==> flow/design.v <==
package rv32_pkg;
  typedef logic [31:0] u32;
  typedef enum logic [3:0] {
    ALU_ADD, ALU_SUB, ALU_AND, ALU_OR, ALU_XOR,
    ALU_SLT, ALU_SLTU, ALU_SLL, ALU_SRL, ALU_SRA
  } alu_op_e;
  typedef enum logic [2:0] {WB_NONE, WB_ALU, WB_MEM, WB_PC4, WB_IMM} wb_sel_e;
  typedef struct packed {
    logic valid;
    u32 pc;
    u32 instr;
    logic [4:0] rs1, rs2, rd;
    u32 rs1_val, rs2_val;
    u32 imm;
    logic regwrite;
    wb_sel_e wb_sel;
    logic memread;
    logic memwrite;
    logic [1:0] mem_size;  
    logic mem_sign;  
    logic is_branch;
    logic is_jal;
    logic is_jalr;
    logic [2:0] br_funct3;
    alu_op_e alu_op;
    logic alu_src_imm;  
  } idex_t;
  typedef struct packed {
    logic valid;
    u32 pc;
    u32 pc4;
    u32 alu_y;
    u32 rs2_fwd;  
    logic [4:0] rd;
    logic regwrite;
    wb_sel_e wb_sel;
    logic memread;
    logic memwrite;
    logic [1:0] mem_size;
    logic mem_sign;
    logic took_branch;
    u32 br_target;
  } exmem_t;
  typedef struct packed {
    logic valid;
    u32 pc4;
    u32 alu_y;
    u32 mem_rdata;
    logic [4:0] rd;
    logic regwrite;
    wb_sel_e wb_sel;
  } memwb_t;
endpackage
module rv32_alu (
  input rv32_pkg::alu_op_e op,
  input logic [31:0] a,
  input logic [31:0] b,
  output logic [31:0] y
);
  logic signed [31:0] as, bs;
  always_comb begin
    as = $signed(a);
    bs = $signed(b);
    y = 32'd0;
    unique case (op)
      rv32_pkg::ALU_ADD : y = a + b;
      rv32_pkg::ALU_SUB : y = a - b;
      rv32_pkg::ALU_AND : y = a & b;
      rv32_pkg::ALU_OR  : y = a | b;
      rv32_pkg::ALU_XOR : y = a ^ b;
      rv32_pkg::ALU_SLT : y = (as < bs) ? 32'd1 : 32'd0;
      rv32_pkg::ALU_SLTU: y = (a  < b ) ? 32'd1 : 32'd0;
      rv32_pkg::ALU_SLL : y = a << b[4:0];
      rv32_pkg::ALU_SRL : y = a >> b[4:0];
      rv32_pkg::ALU_SRA : y = as >>> b[4:0];
      default : y = 32'd0;
    endcase
  end
endmodule
module rv32_branch_unit (
  input logic is_branch,
  input logic [2:0] br_funct3,
  input logic is_jal,
  input logic is_jalr,
  input logic [31:0] pc,
  input logic [31:0] rs1,
  input logic [31:0] rs2,
  input logic [31:0] imm,
  output logic took,
  output logic [31:0] target
);
  logic signed [31:0] rs1s, rs2s;
  always_comb begin
    rs1s = $signed(rs1);
    rs2s = $signed(rs2);
    took = 1'b0;
    target = pc + 32'd4;
    if (is_jal) begin
      took = 1'b1;
      target = pc + imm;
    end else if (is_jalr) begin
      took = 1'b1;
      target = (rs1 + imm) & 32'hFFFF_FFFE;  
    end else if (is_branch) begin
      unique case (br_funct3)
        3'b000: took = (rs1 == rs2);  
        3'b001: took = (rs1 != rs2);  
        3'b100: took = (rs1s < rs2s);  
        3'b101: took = (rs1s >= rs2s);  
        3'b110: took = (rs1 < rs2);  
        3'b111: took = (rs1 >= rs2);  
        default: took = 1'b0;
      endcase
      target = pc + imm;
    end
  end
endmodule
module rv32_decode (
  input logic [31:0] instr,
  output logic regwrite,
  output rv32_pkg::wb_sel_e wb_sel,
  output logic memread,
  output logic memwrite,
  output logic [1:0] mem_size,  
  output logic mem_sign,  
  output rv32_pkg::alu_op_e alu_op,
  output logic alu_src_imm,
  output logic is_branch,
  output logic [2:0] br_funct3,
  output logic is_jal,
  output logic is_jalr,
  output logic [31:0] imm
);
  logic [6:0] opcode;
  logic [2:0] funct3;
  logic [6:0] funct7;
  function automatic logic [31:0] imm_i(input logic [31:0] i);
    imm_i = {{20{i[31]}}, i[31:20]};
  endfunction
  function automatic logic [31:0] imm_s(input logic [31:0] i);
    imm_s = {{20{i[31]}}, i[31:25], i[11:7]};
  endfunction
  function automatic logic [31:0] imm_b(input logic [31:0] i);
    imm_b = {{19{i[31]}}, i[31], i[7], i[30:25], i[11:8], 1'b0};
  endfunction
  function automatic logic [31:0] imm_u(input logic [31:0] i);
    imm_u = {i[31:12], 12'b0};
  endfunction
  function automatic logic [31:0] imm_j(input logic [31:0] i);
    imm_j = {{11{i[31]}}, i[31], i[19:12], i[20], i[30:21], 1'b0};
  endfunction
  always_comb begin
    opcode = instr[6:0];
    funct3 = instr[14:12];
    funct7 = instr[31:25];
    regwrite = 1'b0;
    wb_sel = rv32_pkg::WB_NONE;
    memread = 1'b0;
    memwrite = 1'b0;
    mem_size = 2'd2;  
    mem_sign = 1'b1;
    alu_op = rv32_pkg::ALU_ADD;
    alu_src_imm = 1'b0;
    is_branch = 1'b0;
    br_funct3 = funct3;
    is_jal = 1'b0;
    is_jalr = 1'b0;
    imm = 32'd0;
    unique case (opcode)
      7'b0110111: begin
        regwrite = 1'b1;
        wb_sel = rv32_pkg::WB_ALU;  
        alu_op = rv32_pkg::ALU_ADD;
        alu_src_imm = 1'b1;
        imm = imm_u(instr);
      end
      7'b0010111: begin
        regwrite = 1'b1;
        wb_sel = rv32_pkg::WB_ALU;  
        alu_op = rv32_pkg::ALU_ADD;
        alu_src_imm = 1'b1;
        imm = imm_u(instr);
      end
      7'b1101111: begin
        regwrite = 1'b1;
        wb_sel = rv32_pkg::WB_PC4;
        is_jal = 1'b1;
        imm = imm_j(instr);
      end
      7'b1100111: begin
        regwrite = 1'b1;
        wb_sel = rv32_pkg::WB_PC4;
        is_jalr = 1'b1;
        alu_op = rv32_pkg::ALU_ADD;
        alu_src_imm = 1'b1;
        imm = imm_i(instr);
      end
      7'b1100011: begin
        is_branch = 1'b1;
        br_funct3 = funct3;
        imm = imm_b(instr);
      end
      7'b0000011: begin
        regwrite = 1'b1;
        wb_sel = rv32_pkg::WB_MEM;
        memread = 1'b1;
        alu_op = rv32_pkg::ALU_ADD;
        alu_src_imm = 1'b1;
        imm = imm_i(instr);
        unique case (funct3)
          3'b000: begin mem_size = 2'd0; mem_sign = 1'b1; end  
          3'b001: begin mem_size = 2'd1; mem_sign = 1'b1; end  
          3'b010: begin mem_size = 2'd2; mem_sign = 1'b1; end  
          3'b100: begin mem_size = 2'd0; mem_sign = 1'b0; end  
          3'b101: begin mem_size = 2'd1; mem_sign = 1'b0; end  
          default: begin
            regwrite = 1'b0; memread = 1'b0; wb_sel = rv32_pkg::WB_NONE;
          end
        endcase
      end
      7'b0100011: begin
        memwrite = 1'b1;
        alu_op = rv32_pkg::ALU_ADD;
        alu_src_imm = 1'b1;
        imm = imm_s(instr);
        unique case (funct3)
          3'b000: mem_size = 2'd0;  
          3'b001: mem_size = 2'd1;  
          3'b010: mem_size = 2'd2;  
          default: begin
            memwrite = 1'b0;
          end
        endcase
      end
      7'b0010011: begin
        regwrite = 1'b1;
        wb_sel = rv32_pkg::WB_ALU;
        alu_src_imm = 1'b1;
        imm = imm_i(instr);
        unique case (funct3)
          3'b000: alu_op = rv32_pkg::ALU_ADD;  
          3'b010: alu_op = rv32_pkg::ALU_SLT;  
          3'b011: alu_op = rv32_pkg::ALU_SLTU;  
          3'b100: alu_op = rv32_pkg::ALU_XOR;  
          3'b110: alu_op = rv32_pkg::ALU_OR;  
          3'b111: alu_op = rv32_pkg::ALU_AND;  
          3'b001: alu_op = rv32_pkg::ALU_SLL;  
          3'b101: begin
            alu_op = (instr[30] == 1'b1) ? rv32_pkg::ALU_SRA : rv32_pkg::ALU_SRL;
          end
          default: begin
            regwrite = 1'b0; wb_sel = rv32_pkg::WB_NONE;
          end
        endcase
      end
      7'b0110011: begin
        regwrite = 1'b1;
        wb_sel = rv32_pkg::WB_ALU;
        alu_src_imm = 1'b0;
        unique case (funct3)
          3'b000: alu_op = (funct7 == 7'b0100000) ? rv32_pkg::ALU_SUB : rv32_pkg::ALU_ADD;
          3'b001: alu_op = rv32_pkg::ALU_SLL;
          3'b010: alu_op = rv32_pkg::ALU_SLT;
          3'b011: alu_op = rv32_pkg::ALU_SLTU;
          3'b100: alu_op = rv32_pkg::ALU_XOR;
          3'b101: alu_op = (funct7 == 7'b0100000) ? rv32_pkg::ALU_SRA : rv32_pkg::ALU_SRL;
          3'b110: alu_op = rv32_pkg::ALU_OR;
          3'b111: alu_op = rv32_pkg::ALU_AND;
          default: begin
            regwrite = 1'b0; wb_sel = rv32_pkg::WB_NONE;
          end
        endcase
      end
      default: begin
      end
    endcase
  end
endmodule
module rv32_forward (
  input logic [4:0] idex_rs1,
  input logic [4:0] idex_rs2,
  input logic exmem_regwrite,
  input logic [4:0] exmem_rd,
  input logic memwb_regwrite,
  input logic [4:0] memwb_rd,
  output logic [1:0] fwd_a_sel,
  output logic [1:0] fwd_b_sel
);
  always_comb begin
    fwd_a_sel = 2'b00;
    fwd_b_sel = 2'b00;
    if (exmem_regwrite && (exmem_rd != 5'd0) && (exmem_rd == idex_rs1)) fwd_a_sel = 2'b01;
    else if (memwb_regwrite && (memwb_rd != 5'd0) && (memwb_rd == idex_rs1)) fwd_a_sel = 2'b10;
    if (exmem_regwrite && (exmem_rd != 5'd0) && (exmem_rd == idex_rs2)) fwd_b_sel = 2'b01;
    else if (memwb_regwrite && (memwb_rd != 5'd0) && (memwb_rd == idex_rs2)) fwd_b_sel = 2'b10;
  end
endmodule
module rv32_hazard (
  input logic ifid_valid,
  input logic idex_valid,
  input logic idex_memread,
  input logic [4:0] ifid_rs1,
  input logic [4:0] ifid_rs2,
  input logic [4:0] idex_rd,
  output logic stall_if,
  output logic stall_id
);
  logic hazard;
  always_comb begin
    hazard = 1'b0;
    if (ifid_valid && idex_valid && idex_memread && (idex_rd != 5'd0)) begin
      if ((idex_rd == ifid_rs1) || (idex_rd == ifid_rs2)) hazard = 1'b1;
    end
    stall_if = hazard;
    stall_id = hazard;
  end
endmodule
module rv32_memmap (
  input logic [31:0] addr,
  output logic is_mmio,
  output logic mmio_we,
  output logic [31:0] mmio_addr
);
  always_comb begin
    is_mmio = 1'b0;
    mmio_we = 1'b0;
    mmio_addr = addr;
    if (addr[31:28] == 4'hF) begin
      is_mmio = 1'b1;
      mmio_we = 1'b0;
    end
  end
endmodule
module rv32_regfile (
  input logic clk,
  input logic rst_n,
  input logic [4:0] raddr1,
  input logic [4:0] raddr2,
  output logic [31:0] rdata1,
  output logic [31:0] rdata2,
  input logic we,
  input logic [4:0] waddr,
  input logic [31:0] wdata
);
  logic [31:0] regs [31:0];
  always_ff @(posedge clk) begin
    if (!rst_n) begin
    end else begin
      if (we && (waddr != 5'd0)) regs[waddr] <= wdata;
      regs[5'd0] <= 32'd0;
    end
  end
  always_comb begin
    rdata1 = (raddr1 == 5'd0) ? 32'd0 : regs[raddr1];
    rdata2 = (raddr2 == 5'd0) ? 32'd0 : regs[raddr2];
  end
endmodule
module rv32_core (
  input logic clk,
  input logic rst_n,
  output logic [31:0] imem_addr,
  input logic [31:0] imem_rdata,
  output logic dmem_valid,
  output logic dmem_we,
  output logic [31:0] dmem_addr,
  output logic [31:0] dmem_wdata,
  output logic [3:0] dmem_wstrb,
  input logic dmem_ready,
  input logic [31:0] dmem_rdata,
  output logic mmio_we,
  output logic [31:0] mmio_addr,
  output logic [31:0] mmio_wdata,
  input logic [31:0] mmio_rdata
);
  logic [31:0] pc_q, pc_d;
  logic [31:0] if_pc4;
  logic [31:0] if_instr;
  logic ifid_valid_q, ifid_valid_d;
  logic [31:0] ifid_pc_q, ifid_pc_d;
  logic [31:0] ifid_instr_q, ifid_instr_d;
  rv32_pkg::idex_t idex_q;
  rv32_pkg::idex_t idex_d;
  rv32_pkg::exmem_t exmem_q;
  rv32_pkg::exmem_t exmem_d;
  rv32_pkg::memwb_t memwb_q;
  rv32_pkg::memwb_t memwb_d;
  logic [4:0] rs1, rs2, rd;
  logic [31:0] rs1_val, rs2_val;
  logic dec_regwrite, dec_memread, dec_memwrite;
  logic [1:0] dec_mem_size;
  logic dec_mem_sign;
  rv32_pkg::wb_sel_e dec_wb_sel;
  rv32_pkg::alu_op_e dec_alu_op;
  logic dec_alu_src_imm;
  logic dec_is_branch, dec_is_jal, dec_is_jalr;
  logic [2:0] dec_br_funct3;
  logic [31:0] dec_imm;
  logic stall_if, stall_id;
  logic flush_ifid, flush_idex;
  logic [1:0] fwd_a_sel, fwd_b_sel;  
  logic [31:0] ex_op_a, ex_op_b, ex_op_b_raw;
  logic [31:0] alu_y;
  logic took_branch;
  logic [31:0] br_target;
  logic [31:0] pc_next_seq;
  logic [31:0] wb_data;
  assign imem_addr = pc_q;
  assign if_instr = imem_rdata;
  assign if_pc4 = pc_q + 32'd4;
  assign pc_next_seq = if_pc4;
  assign rs1 = ifid_instr_q[19:15];
  assign rs2 = ifid_instr_q[24:20];
  assign rd = ifid_instr_q[11:7];
  logic [31:0] rf_rdata1, rf_rdata2;
  rv32_regfile u_rf (
    .clk(clk), .rst_n(rst_n),
    .raddr1(rs1), .raddr2(rs2),
    .rdata1(rf_rdata1), .rdata2(rf_rdata2),
    .we(memwb_q.regwrite && memwb_q.valid && !stall_mem),
    .waddr(memwb_q.rd),
    .wdata(wb_data)
  );
  assign rs1_val = (memwb_q.regwrite && memwb_q.valid && (memwb_q.rd != 5'd0) && (memwb_q.rd == rs1)) ? wb_data : rf_rdata1;
  assign rs2_val = (memwb_q.regwrite && memwb_q.valid && (memwb_q.rd != 5'd0) && (memwb_q.rd == rs2)) ? wb_data : rf_rdata2;
  rv32_decode u_dec (
    .instr(ifid_instr_q),
    .regwrite(dec_regwrite),
    .wb_sel(dec_wb_sel),
    .memread(dec_memread),
    .memwrite(dec_memwrite),
    .mem_size(dec_mem_size),
    .mem_sign(dec_mem_sign),
    .alu_op(dec_alu_op),
    .alu_src_imm(dec_alu_src_imm),
    .is_branch(dec_is_branch),
    .br_funct3(dec_br_funct3),
    .is_jal(dec_is_jal),
    .is_jalr(dec_is_jalr),
    .imm(dec_imm)
  );
  rv32_hazard u_haz (
    .ifid_valid(ifid_valid_q),
    .idex_valid(idex_q.valid),
    .idex_memread(idex_q.memread),
    .ifid_rs1(rs1),
    .ifid_rs2(rs2),
    .idex_rd(idex_q.rd),
    .stall_if(stall_if),
    .stall_id(stall_id)
  );
  rv32_forward u_fwd (
    .idex_rs1(idex_q.rs1),
    .idex_rs2(idex_q.rs2),
    .exmem_regwrite(exmem_q.regwrite && exmem_q.valid),
    .exmem_rd(exmem_q.rd),
    .memwb_regwrite(memwb_q.regwrite && memwb_q.valid),
    .memwb_rd(memwb_q.rd),
    .fwd_a_sel(fwd_a_sel),
    .fwd_b_sel(fwd_b_sel)
  );
  always_comb begin
    flush_ifid = took_branch;
    flush_idex = took_branch;
  end
  always_comb begin
    idex_d = '0;
    idex_d.valid = ifid_valid_q && !flush_idex && !stall_id;
    idex_d.pc = ifid_pc_q;
    idex_d.instr = ifid_instr_q;
    idex_d.rs1 = rs1;
    idex_d.rs2 = rs2;
    idex_d.rd = rd;
    idex_d.rs1_val = rs1_val;
    idex_d.rs2_val = rs2_val;
    idex_d.imm = dec_imm;
    idex_d.regwrite = dec_regwrite;
    idex_d.wb_sel = dec_wb_sel;
    idex_d.memread = dec_memread;
    idex_d.memwrite = dec_memwrite;
    idex_d.mem_size = dec_mem_size;
    idex_d.mem_sign = dec_mem_sign;
    idex_d.is_branch = dec_is_branch;
    idex_d.br_funct3 = dec_br_funct3;
    idex_d.is_jal = dec_is_jal;
    idex_d.is_jalr = dec_is_jalr;
    idex_d.alu_op = dec_alu_op;
    idex_d.alu_src_imm = dec_alu_src_imm;
    if (stall_id) begin
      idex_d = '0;
    end
  end
  logic [6:0] ex_opcode;
  assign ex_opcode = idex_q.instr[6:0];
  always_comb begin
    ex_op_a = idex_q.rs1_val;
    ex_op_b_raw = idex_q.rs2_val;
    case (fwd_a_sel)
      2'b01: ex_op_a = exmem_q.alu_y;
      2'b10: ex_op_a = wb_data;
      default:   ;
    endcase
    case (fwd_b_sel)
      2'b01: ex_op_b_raw = exmem_q.alu_y;
      2'b10: ex_op_b_raw = wb_data;
      default:   ;
    endcase
    if (ex_opcode == 7'b0110111) begin
      ex_op_a = 32'd0;
    end else if (ex_opcode == 7'b0010111) begin
      ex_op_a = idex_q.pc;
    end
  end
  assign ex_op_b = (idex_q.alu_src_imm) ? idex_q.imm : ex_op_b_raw;
  rv32_alu u_alu (
    .op(idex_q.alu_op),
    .a(ex_op_a),
    .b(ex_op_b),
    .y(alu_y)
  );
  rv32_branch_unit u_bru (
    .is_branch(idex_q.is_branch && idex_q.valid),
    .br_funct3(idex_q.br_funct3),
    .is_jal(idex_q.is_jal && idex_q.valid),
    .is_jalr(idex_q.is_jalr && idex_q.valid),
    .pc(idex_q.pc),
    .rs1(ex_op_a),
    .rs2(ex_op_b_raw),
    .imm(idex_q.imm),
    .took(took_branch),
    .target(br_target)
  );
  always_comb begin
    pc_d = pc_q;
    if (!stall_if) begin
      pc_d = took_branch ? br_target : pc_next_seq;
    end
  end
  always_comb begin
    exmem_d = '0;
    exmem_d.valid = idex_q.valid;
    exmem_d.pc4 = idex_q.pc + 32'd4;
    exmem_d.alu_y = alu_y;
    exmem_d.rs2_fwd = ex_op_b_raw;
    exmem_d.rd = idex_q.rd;
    exmem_d.regwrite = idex_q.regwrite;
    exmem_d.wb_sel = idex_q.wb_sel;
    exmem_d.memread = idex_q.memread;
    exmem_d.memwrite = idex_q.memwrite;
    exmem_d.mem_size = idex_q.mem_size;
    exmem_d.mem_sign = idex_q.mem_sign;
    exmem_d.took_branch = took_branch;
    exmem_d.br_target = br_target;
  end
  logic mem_is_mmio, mem_mmio_we_unused;
  logic mem_rd, mem_wr;
  logic stall_mem;
  logic [3:0] mem_strb;
  logic [31:0] mem_wdata, mem_raw, mem_shifted, mem_load;
  rv32_memmap u_mm (
    .addr(exmem_q.alu_y),
    .is_mmio(mem_is_mmio),
    .mmio_we(mem_mmio_we_unused),
    .mmio_addr(mmio_addr)
  );
  assign mem_rd = exmem_q.valid && exmem_q.memread;
  assign mem_wr = exmem_q.valid && exmem_q.memwrite;
  always_comb begin
    unique case (exmem_q.mem_size)
      2'd0: begin
        mem_wdata = {4{exmem_q.rs2_fwd[7:0]}};
        mem_strb = 4'b0001 << exmem_q.alu_y[1:0];
      end
      2'd1: begin
        mem_wdata = {2{exmem_q.rs2_fwd[15:0]}};
        mem_strb = exmem_q.alu_y[1] ? 4'b1100 : 4'b0011;
      end
      default: begin
        mem_wdata = exmem_q.rs2_fwd;
        mem_strb = 4'b1111;
      end
    endcase
  end
  assign dmem_valid = (mem_rd || mem_wr) && !mem_is_mmio;
  assign dmem_we = mem_wr && !mem_is_mmio;
  assign dmem_addr = exmem_q.alu_y;
  assign dmem_wdata = mem_wdata;
  assign dmem_wstrb = mem_strb;
  assign mmio_we = mem_wr && mem_is_mmio;
  assign mmio_wdata = mem_wdata;
  assign stall_mem = dmem_valid && !dmem_ready;
  always_comb begin
    mem_raw = mem_is_mmio ? mmio_rdata : dmem_rdata;
    mem_shifted = mem_raw >> {exmem_q.alu_y[1:0], 3'b000};
    unique case (exmem_q.mem_size)
      2'd0: mem_load = {{24{exmem_q.mem_sign & mem_shifted[7]}}, mem_shifted[7:0]};
      2'd1: mem_load = {{16{exmem_q.mem_sign & mem_shifted[15]}}, mem_shifted[15:0]};
      default: mem_load = mem_shifted;
    endcase
  end
  always_comb begin
    memwb_d = '0;
    memwb_d.valid = exmem_q.valid;
    memwb_d.pc4 = exmem_q.pc4;
    memwb_d.alu_y = exmem_q.alu_y;
    memwb_d.mem_rdata = mem_load;
    memwb_d.rd = exmem_q.rd;
    memwb_d.regwrite = exmem_q.regwrite;
    memwb_d.wb_sel = exmem_q.wb_sel;
  end
  always_comb begin
    wb_data = 32'd0;
    unique case (memwb_q.wb_sel)
      rv32_pkg::WB_ALU: wb_data = memwb_q.alu_y;
      rv32_pkg::WB_MEM: wb_data = memwb_q.mem_rdata;
      rv32_pkg::WB_PC4: wb_data = memwb_q.pc4;
      rv32_pkg::WB_IMM: wb_data = memwb_q.alu_y;
      default: wb_data = 32'd0;
    endcase
  end
  always_ff @(posedge clk) begin
    if (!rst_n) begin
      pc_q <= 32'd0;
      ifid_valid_q <= 1'b0;
      ifid_pc_q <= 32'd0;
      ifid_instr_q <= 32'd0;
      idex_q <= '0;
      exmem_q <= '0;
      memwb_q <= '0;
    end else if (!stall_mem) begin
      pc_q <= pc_d;
      if (!stall_if) begin
        ifid_valid_q <= 1'b1;
        ifid_pc_q <= pc_q;
        ifid_instr_q <= if_instr;
      end
      if (flush_ifid) begin
        ifid_valid_q <= 1'b0;
      end
      idex_q <= idex_d;
      exmem_q <= exmem_d;
      memwb_q <= memwb_d;
    end
  end
endmodule
# From RTL to reports: rv32_core
# Each step is given for the RTL above and for the edited RTL.
# Lines under "orig" count in the file above, lines under "edited" in the edited file.
# "delta": "edited" minus "orig" as printed here. "change_rel_pct": 100 x difference / "orig".
# Cell names lack the library's common part.
# Not given: --
[inputs]
top_module = "rv32_core"
clock = "clk"
cell_library = "sky130hd"
corner = "tt_025C_1v80"

# Edit of the RTL
# The edit as a unified diff against the file above.
# A script made this edit. It changes what the design does and was not meant as an optimisation.
# begin of diff
@@ -413,12 +413,19 @@
   assign rd = ifid_instr_q[11:7];
   logic [31:0] rf_rdata1, rf_rdata2;
+  wire [31:0] rf_rdata2_0, rf_rdata2_1;
+  wire [31:0] rf_rdata1_0, rf_rdata1_1;
   rv32_regfile u_rf (
     .clk(clk), .rst_n(rst_n),
     .raddr1(rs1), .raddr2(rs2),
-    .rdata1(rf_rdata1), .rdata2(rf_rdata2),
+    .rdata1(rf_rdata1_0), .rdata2(rf_rdata2_0),
     .we(memwb_q.regwrite && memwb_q.valid && !stall_mem),
     .waddr(memwb_q.rd),
     .wdata(wb_data)
   );
+  rv32_regfile u_rf_x (.clk(clk), .rst_n(rst_n), .raddr1(~rs1), .raddr2(rs2), .rdata1(rf_rdata1_1),
+      .rdata2(rf_rdata2_1), .we(memwb_q.regwrite && memwb_q.valid && !stall_mem), .waddr(memwb_q.rd),
+      .wdata(wb_data));
+  assign rf_rdata2 = rf_rdata2_0 ^ rf_rdata2_1;
+  assign rf_rdata1 = rf_rdata1_0 ^ rf_rdata1_1;
   assign rs1_val = (memwb_q.regwrite && memwb_q.valid && (memwb_q.rd != 5'd0) && (memwb_q.rd == rs1)) ? wb_data : rf_rdata1;
   assign rs2_val = (memwb_q.regwrite && memwb_q.valid && (memwb_q.rd != 5'd0) && (memwb_q.rd == rs2)) ? wb_data : rf_rdata2;
# end of diff

# Word level
# Counts by Yosys on the flattened word-level netlist (proc, flatten, opt, wreduce; memories kept). Print and check cells are left out.
# Memory sizes are those after Yosys's memory passes, which may raise the word count (mostly to a power of two), join words into wider ones and drop unused or constant bits.
[word_totals]
columns = ["element", "orig", "edited", "delta", "change_rel_pct"]
rows = [
  ["out_inout_bits", 167, 167, 0, 0.00],
  ["in_bits", 99, 99, 0, 0.00],
  ["n_memories", 1, 2, 1, 100.00],
  ["elab_cells", 215, 224, 9, 4.19],
  ["reg_bits", 543, 543, 0, 0.00],
  ["mem_bits_rw", 1024, 2048, 1024, 100.00],
  ["clocked_rd_ports_x_width", 64, 96, 32, 50.00],
]
[mem_list]
columns = ["element", "orig", "edited"]
rows = [
  ["mem_shapes", "u_rf.regs 32x32 r2 w2", "u_rf.regs 32x32 r2 w2; u_rf_x.regs 32x32 r2 w2"],
]
[classes]
columns = ["element", "orig", "edited", "delta", "change_rel_pct"]
rows = [
  ["muxes", 72, 76, 4, 5.56],
  ["n_reduce_logical", 57, 58, 1, 1.75],
  ["addsub", 6, 6, 0, 0.00],
  ["n_shift", 5, 5, 0, 0.00],
  ["n_eq", 54, 54, 0, 0.00],
  ["bitwise", 7, 10, 3, 42.86],
  ["compare", 6, 6, 0, 0.00],
]
[op_table]
columns = ["op", "orig", "edited", "delta", "change_rel_pct"]
rows = [
  ["2-to-1 mux 32 bit", 14, 16, 2, 14.29],
  ["2-to-1 mux 5 bit", 6, 8, 2, 33.33],
  ["bitwise XOR 32 bit", 1, 3, 2, 200.00],
  ["zero test 5 bit", 2, 3, 1, 50.00],
  ["NOT 5 bit", 0, 1, 1, "--"],
]
# Operator kinds equal on both sides are left out: 59.

# Depth
# Yosys ltp: most cells in a row. Word level: on the elaborated netlist, between registers, memories and ports. Mapped: between sequential cells and ports; inverters and the memories' decode and read muxes count.
[depth]
columns = ["element", "orig", "edited", "delta", "change_rel_pct"]
rows = [
  ["ltp_word", 18, 18, 0, 0.00],
  ["ABC_AREA", "0", "0", "--", "--"],
  ["mapped_depth", 25, 25, 0, 0.00],
  ["mapped_depth_nobuf", 21, 21, 0, 0.00],
]

# Netlist
# Source: synth_stat.txt of the flow (Yosys; design flattened, memories mapped). It holds for the ABC_AREA given above (unset counts as 0); a run with the other value may have another netlist.
[by_type]
columns = ["type", "orig", "edited", "delta", "change_rel_pct"]
rows = [
  ["mux2i_1", 150, 323, 173, 115.33],
  ["a21boi_0", 4, 159, 155, 3875.00],
  ["a21oi_1", 493, 346, -147, -29.82],
  ["nand2_1", 644, 756, 112, 17.39],
  ["nor2_1", 549, 451, -98, -17.85],
  ["a22oi_1", 201, 112, -89, -44.28],
  ["a211oi_1", 117, 53, -64, -54.70],
  ["o22ai_1", 105, 50, -55, -52.38],
  ["nor2b_1", 55, 109, 54, 98.18],
  ["mux4_2", 643, 590, -53, -8.24],
  ["mux2_2", 93, 143, 50, 53.76],
  ["nor3_1", 115, 70, -45, -39.13],
  ["a22o_1", 4, 46, 42, 1050.00],
  ["o211a_1", 2, 44, 42, 2100.00],
  ["nor4_1", 49, 8, -41, -83.67],
  ["nand3_1", 89, 129, 40, 44.94],
  ["xor2_1", 61, 101, 40, 65.57],
  ["inv_1", 184, 150, -34, -18.48],
]
# Cell types equal on both sides are left out: 13.
# The list need not be complete.
[mapped]
columns = ["element", "orig", "edited", "delta", "change_rel_pct"]
rows = [
  ["n_buf", 644, 624, -20, -3.11],
  ["cell_count", 7022, 7027, 5, 0.07],
  ["yosys_area_um2", 83857.9, 84114.4, 256.5, 0.31],
  ["ffs", 1516, 1511, -5, -0.33],
  ["seqArea_um2", 40278.6, 40178.5, -100.1, -0.25],
]
# The figures by module come from a second, unflattened synthesis with its own total; it is not the netlist above.
[hier_totals]
columns = ["element", "orig", "edited", "delta", "change_rel_pct"]
rows = [
  ["hier_cells", 7809, 10497, 2688, 34.42],
  ["hier_area_um2", 87451.4, 135508.7, 48057.3, 54.95],
]
# Rows give one instance, submodules left out.
[modules_orig]
columns = ["mod", "mod_area_um2", "n_inst", "seq_area_um2", "n_cells"]
rows = [
  ["rv32_regfile", 47814.6, 1, 30429.2, 2609],
  ["rv32_core", 24820.1, 1, 9709.3, 3034],
  ["rv32_alu", 8141.6, 1, 0.0, 1236],
  ["rv32_branch_unit", 5183.7, 1, 0.0, 733],
  ["rv32_decode", 837.1, 1, 0.0, 110],
  ["rv32_memmap", 260.2, 1, 0.0, 35],
  ["rv32_forward", 257.7, 1, 0.0, 34],
  ["rv32_hazard", 136.4, 1, 0.0, 18],
]
[modules_edited]
columns = ["mod", "mod_area_um2", "n_inst", "seq_area_um2", "n_cells"]
rows = [
  ["rv32_regfile", 47867.2, 2, 30429.2, 2608],
  ["rv32_core", 24940.2, 1, 9709.3, 3097],
  ["rv32_alu", 8141.6, 1, 0.0, 1236],
  ["rv32_branch_unit", 5183.7, 1, 0.0, 733],
  ["rv32_decode", 854.6, 1, 0.0, 128],
  ["rv32_memmap", 260.2, 1, 0.0, 35],
  ["rv32_forward", 257.7, 1, 0.0, 34],
  ["rv32_hazard", 136.4, 1, 0.0, 18],
]

# Timing after synthesis
# Source: OpenSTA report_checks on the synthesized netlist (no wires, ideal clock, input and output delay 20% of the period each), path of least setup slack; recovery checks are left aside. Register names are those of the netlist, which keeps one name where synthesis merged equal registers.
[synth_path]
columns = ["element", "orig", "edited", "delta", "change_rel_pct"]
rows = [
  ["path_kind", "reg-to-reg", "reg-to-reg", "--", "--"],
  ["from", "register memwb_q", "register memwb_q", "--", "--"],
  ["to", "register exmem_q", "register pc_q[31]", "--", "--"],
  ["setup_time_ps", 127, 124, -3, "--"],
  ["clock_period_ps", 8000, 8000, 0, 0.00],
  ["launch_ps", 0, 0, 0, "--"],
  ["t_required_ps", 7873, 7876, 3, 0.04],
  ["path_slack_ps", 1902, 2380, 478, "--"],
  ["path_delay_ps", 6098, 5620, -478, -7.84],
  ["driving_pins", 25, 23, -2, -8.00],
  ["arrival_ps", 5971, 5496, -475, -7.96],
  ["n_path_buf", 6, 6, 0, 0.00],
  ["synth_period_reached_ps", 6098, 5620, -478, -7.84],
]
# "path_delay_ps" = arrival - input delay + setup time.
# "driving_pins": output pins that drive a net of the path, with the launching flip-flop's if there is one; two outputs of one cell count as two.
# "synth_period_reached_ps" = period - worst setup slack (recovery checks aside). The figure is calculated, with input and output delays left at 20% of the set period.
# An end named without its bit number is one bit of that signal or, where synthesis recoded a state register, one of its new flip-flops.
# The rows between start and end are the longest chain of elaborated cells between them; the timing report does not say that the signal goes this way. Where chains are equally long, one stands for them.
# Each line given opens the expression or statement behind the cell; cells for indexed reads and writes are added by Yosys, which also makes memories of some case tables.
[synth_via_orig]
cell_sequence = "dfxtp_1 buf_2 clkbuf_1 mux2_2 a22oi_1 inv_1 nor4_1 o31ai_2 mux2i_4 buf_2 buf_1 clkbuf_1 ha_1 clkbuf_1 a21o_1 nand2_1 a311oi_1 a221oi_1 o311ai_1 a2111oi_0 nor3_1 o311a_1 o31a_1 o21ai_0 a31oi_1"
elab_chain_cells = 8
cells_between = 20
cone_lines = 15
cone_classes = "add/sub: 2; eq/ne: 4; shift: 3; mux: 7; logic: 3; reduce/logical: 1"
[synth_rtl_orig]
columns = ["element", "line_no", "text"]
rows = [
  ["start, declared", 385, "rv32_pkg::memwb_t memwb_q;"],
  ["start, assigned", 628, "memwb_q <= '0;"],
  ["start, assigned", 641, "memwb_q <= memwb_d;"],
  ["== test 3 bit", 612, "unique case (memwb_q.wb_sel)"],
  ["OR reduction 2 bit", "--", ""],
  ["parallel mux 32 bit (select 3 bit)", 612, ""],
  ["parallel mux 32 bit (select 2 bit)", 497, "case (fwd_a_sel)"],
  ["2-to-1 mux 32 bit", 509, "end else if (ex_opcode == 7'b0010111) begin"],
  ["2-to-1 mux 32 bit", 507, "if (ex_opcode == 7'b0110111) begin"],
  ["subtractor 32 bit", 67, "rv32_pkg::ALU_SUB : y = a - b;"],
  ["parallel mux 32 bit (select 10 bit)", 65, "unique case (op)"],
  ["end, assigned", 627, "exmem_q <= '0;"],
  ["end, assigned", 640, "exmem_q <= exmem_d;"],
  ["end, declared", 383, "rv32_pkg::exmem_t exmem_q;"],
]
# Some nets on the timed path still bear RTL names; the line given drives or declares the net.
[synth_nets_orig]
columns = ["net", "line_no"]
rows = [
  ["u_rf.wdata[3]", 612],
]
[synth_via_edited]
cell_sequence = "dfxtp_1 buf_2 nor2b_1 clkbuf_1 buf_1 a22o_1 mux2i_1 o21ai_0 ha_1 a211oi_1 o21bai_1 a31oi_1 o21ai_0 a211oi_1 mux2i_1 a2111o_1 nand3_1 clkbuf_1 clkbuf_1 clkbuf_1 o21ai_0 o21ai_0 o21ai_0"
elab_chain_cells = 12
cells_between = 24
cone_lines = 17
cone_classes = "add/sub: 1; compare: 4; eq/ne: 6; mux: 12; reduce/logical: 1"
[synth_rtl_edited]
columns = ["element", "line_no", "text"]
rows = [
  ["start, declared", 385, "rv32_pkg::memwb_t memwb_q;"],
  ["start, assigned", 635, "memwb_q <= '0;"],
  ["start, assigned", 648, "memwb_q <= memwb_d;"],
  ["== test 3 bit", 619, "unique case (memwb_q.wb_sel)"],
  ["OR reduction 2 bit", "--", ""],
  ["parallel mux 32 bit (select 3 bit)", 619, ""],
  ["parallel mux 32 bit (select 2 bit)", 504, "case (fwd_a_sel)"],
  ["2-to-1 mux 32 bit", 516, "end else if (ex_opcode == 7'b0010111) begin"],
  ["2-to-1 mux 32 bit", 514, "if (ex_opcode == 7'b0110111) begin"],
  [">= comparator 32 bit", 111, "3'b111: took = (rs1 >= rs2);"],
  ["parallel mux 1 bit (select 6 bit)", 105, "unique case (br_funct3)"],
  ["2-to-1 mux 1 bit", 104, "end else if (is_branch) begin"],
  ["2-to-1 mux 1 bit", 101, "end else if (is_jalr) begin"],
  ["2-to-1 mux 1 bit", 98, "if (is_jal) begin"],
  ["2-to-1 mux 32 bit", 542, ""],
  ["end, assigned", 629, "pc_q <= 32'd0;"],
  ["end, assigned", 637, "pc_q <= pc_d;"],
  ["end, declared", 375, "logic [31:0] pc_q, pc_d;"],
]
[synth_nets_edited]
columns = ["net", "line_no"]
rows = [
  ["u_rf.wdata[9]", 619],
]

# Timing after layout
# From the final timing report of each run of pair 1: the path of least setup slack in the routed layout; clock arrival at registers is part of the times.
# The path's times are printed in steps of 10 ps; the period is the one set.
[layout_path]
columns = ["element", "orig", "edited", "delta", "change_rel_pct"]
rows = [
  ["path_kind", "reg-to-reg", "reg-to-reg", "--", "--"],
  ["from", "register memwb_q", "register memwb_q", "--", "--"],
  ["to", "register exmem_q", "register pc_q[25]", "--", "--"],
  ["arrival_ps", 7980, 7770, -210, -2.63],
  ["launch_ps", 840, 790, -50, -5.95],
  ["driving_pins", 21, 22, 1, 4.76],
  ["t_required_ps", 8310, 8350, 40, 0.48],
  ["n_path_buf", 2, 2, 0, 0.00],
  ["path_slack_ps", 330, 580, 250, "--"],
  ["clock_period_ps", 7630, 7630, 0, 0.00],
  ["setup_time_ps", 160, 100, -60, "--"],
]
# An end named without its bit number is one bit of that signal or, where synthesis recoded a state register, one of its new flip-flops.
# The rows between start and end are the longest chain of elaborated cells between them; the timing report does not say that the signal goes this way. Where chains are equally long, one stands for them.
[layout_via_orig]
cell_sequence = "dfxtp_1 or3_4 o311a_1 buf_4 a31oi_1 a21o_1 o21bai_1 inv_1 ha_1 fa_1 nor2b_1 o31ai_1 a211oi_1 a2111oi_0 o41ai_1 buf_4 nand4_1 a31oi_1 nor2_1 o31ai_1 a31oi_1"
elab_chain_cells = 12
cells_between = 32
cone_classes = "add/sub: 2; compare: 2; eq/ne: 6; shift: 3; mux: 12; logic: 3; reduce/logical: 4"
[layout_rtl_orig]
columns = ["element", "line_no", "text"]
rows = [
  ["start, declared", 385, "rv32_pkg::memwb_t memwb_q;"],
  ["start, assigned", 628, "memwb_q <= '0;"],
  ["start, assigned", 641, "memwb_q <= memwb_d;"],
  ["nonzero test 5 bit", 293, "else if (memwb_regwrite && (memwb_rd != 5'd0) && (memwb_rd == idex_rs1)) fwd_a_sel = 2'b10;"],
  ["logical AND 1 bit x2", 293, ""],
  ["2-to-1 mux 2 bit", 293, ""],
  ["2-to-1 mux 2 bit", 292, "if (exmem_regwrite && (exmem_rd != 5'd0) && (exmem_rd == idex_rs1)) fwd_a_sel = 2'b01;"],
  ["== test 2 bit", 497, "case (fwd_a_sel)"],
  ["parallel mux 32 bit (select 2 bit)", 497, ""],
  ["2-to-1 mux 32 bit", 509, "end else if (ex_opcode == 7'b0010111) begin"],
  ["2-to-1 mux 32 bit", 507, "if (ex_opcode == 7'b0110111) begin"],
  ["less-than comparator 32 bit", 72, "rv32_pkg::ALU_SLTU: y = (a  < b ) ? 32'd1 : 32'd0;"],
  ["2-to-1 mux 1 bit", 72, ""],
  ["parallel mux 32 bit (select 10 bit)", 65, "unique case (op)"],
  ["end, assigned", 627, "exmem_q <= '0;"],
  ["end, assigned", 640, "exmem_q <= exmem_d;"],
  ["end, declared", 383, "rv32_pkg::exmem_t exmem_q;"],
]
[layout_via_edited]
cell_sequence = "dfxtp_1 buf_4 or2_1 o211a_4 nand3_2 mux2_2 a222oi_1 inv_1 ha_1 nand4_1 nor3_1 nand4_1 or2_2 a21oi_1 o21ai_0 a2111o_1 nand3_2 buf_4 and2_1 o221ai_1 o22ai_1 nor2_1"
elab_chain_cells = 15
cells_between = 32
cone_classes = "add/sub: 1; compare: 4; eq/ne: 8; mux: 15; reduce/logical: 4"
[layout_rtl_edited]
columns = ["element", "line_no", "text"]
rows = [
  ["start, declared", 385, "rv32_pkg::memwb_t memwb_q;"],
  ["start, assigned", 635, "memwb_q <= '0;"],
  ["start, assigned", 648, "memwb_q <= memwb_d;"],
  ["nonzero test 5 bit", 293, "else if (memwb_regwrite && (memwb_rd != 5'd0) && (memwb_rd == idex_rs1)) fwd_a_sel = 2'b10;"],
  ["logical AND 1 bit x2", 293, ""],
  ["2-to-1 mux 2 bit", 293, ""],
  ["2-to-1 mux 2 bit", 292, "if (exmem_regwrite && (exmem_rd != 5'd0) && (exmem_rd == idex_rs1)) fwd_a_sel = 2'b01;"],
  ["== test 2 bit", 504, "case (fwd_a_sel)"],
  ["parallel mux 32 bit (select 2 bit)", 504, ""],
  ["2-to-1 mux 32 bit", 516, "end else if (ex_opcode == 7'b0010111) begin"],
  ["2-to-1 mux 32 bit", 514, "if (ex_opcode == 7'b0110111) begin"],
  [">= comparator 32 bit", 111, "3'b111: took = (rs1 >= rs2);"],
  ["parallel mux 1 bit (select 6 bit)", 105, "unique case (br_funct3)"],
  ["2-to-1 mux 1 bit", 104, "end else if (is_branch) begin"],
  ["2-to-1 mux 1 bit", 101, "end else if (is_jalr) begin"],
  ["2-to-1 mux 1 bit", 98, "if (is_jal) begin"],
  ["2-to-1 mux 32 bit", 542, ""],
  ["end, assigned", 629, "pc_q <= 32'd0;"],
  ["end, assigned", 637, "pc_q <= pc_d;"],
  ["end, declared", 375, "logic [31:0] pc_q, pc_d;"],
]

# Measured runs
# Runs of the flow (Yosys, OpenROAD) on both versions; the two runs of a pair have the same settings. The constraints put input and output delay at 20% of the set period each and load the outputs with 0.01 pF.
[settings_pair_1]
CORE_UTILIZATION = 40
PLACE_DENSITY = 0.6
period_ns = 7.63
CAP_MARGIN = 20
CORE_MARGIN = 2
SLEW_MARGIN = 20
[measured_pair_1]
columns = ["element", "orig", "edited", "delta", "change_rel_pct"]
rows = [
  ["hold_worst_slack_ps", 449, 449, 0, "--"],
  ["final_stdcell_area_um2", 94967.3, 95605.4, 638.1, 0.67],
  ["die_um2", 213324.0, 213971.0, 647.0, 0.30],
  ["finalUtil_pct", 45.5, 45.7, 0.2, "--"],
  ["setup_ws_ps", 329, 581, 252, "--"],
  ["final_power_w", 0.019602, 0.018858, -0.000744, -3.80],
  ["final_setup_tns_ps", 0, 0, 0, "--"],
  ["synthesis_area_um2", 83857.9, 84114.4, 256.5, 0.31],
  ["achieved_clock_period_ps", 7301, 7049, -252, -3.45],
]
[settings_pair_2]
CORE_MARGIN = 3
CORE_UTILIZATION = 51
CTS_CLUSTER_DIAMETER = 74
CTS_CLUSTER_SIZE = 55
GPL_ROUTABILITY_DRIVEN = 0
MAX_ROUTING_LAYER = "met4"
MIN_ROUTING_LAYER = "met1"
PLACE_DENSITY_LB_ADDON = 0.12
SETUP_SLACK_MARGIN = -0.4
period_ns = 11.0
CAP_MARGIN = 20
SLEW_MARGIN = 20
[measured_pair_2]
columns = ["element", "orig", "edited", "delta", "change_rel_pct"]
rows = [
  ["hold_worst_slack_ps", 455, 444, -11, "--"],
  ["final_stdcell_area_um2", 92187.2, 92757.7, 570.5, 0.62],
  ["die_um2", 169328.0, 169839.0, 511.0, 0.30],
  ["finalUtil_pct", 56.5, 56.8, 0.3, "--"],
  ["setup_ws_ps", 3108, 3696, 588, "--"],
  ["final_power_w", 0.012395, 0.011687, -0.000708, -5.71],
  ["final_setup_tns_ps", 0, 0, 0, "--"],
  ["synthesis_area_um2", 83857.9, 84114.4, 256.5, 0.31],
  ["achieved_clock_period_ps", 7892, 7304, -588, -7.45],
]
# By "achieved_clock_period_ps" is meant the clock period of the run minus its worst setup slack. This is arithmetic on one report: input and output delays are still those of the set period (20% each).
# "final_power_w": no workload was simulated; the value follows from the tool's default switching activity.
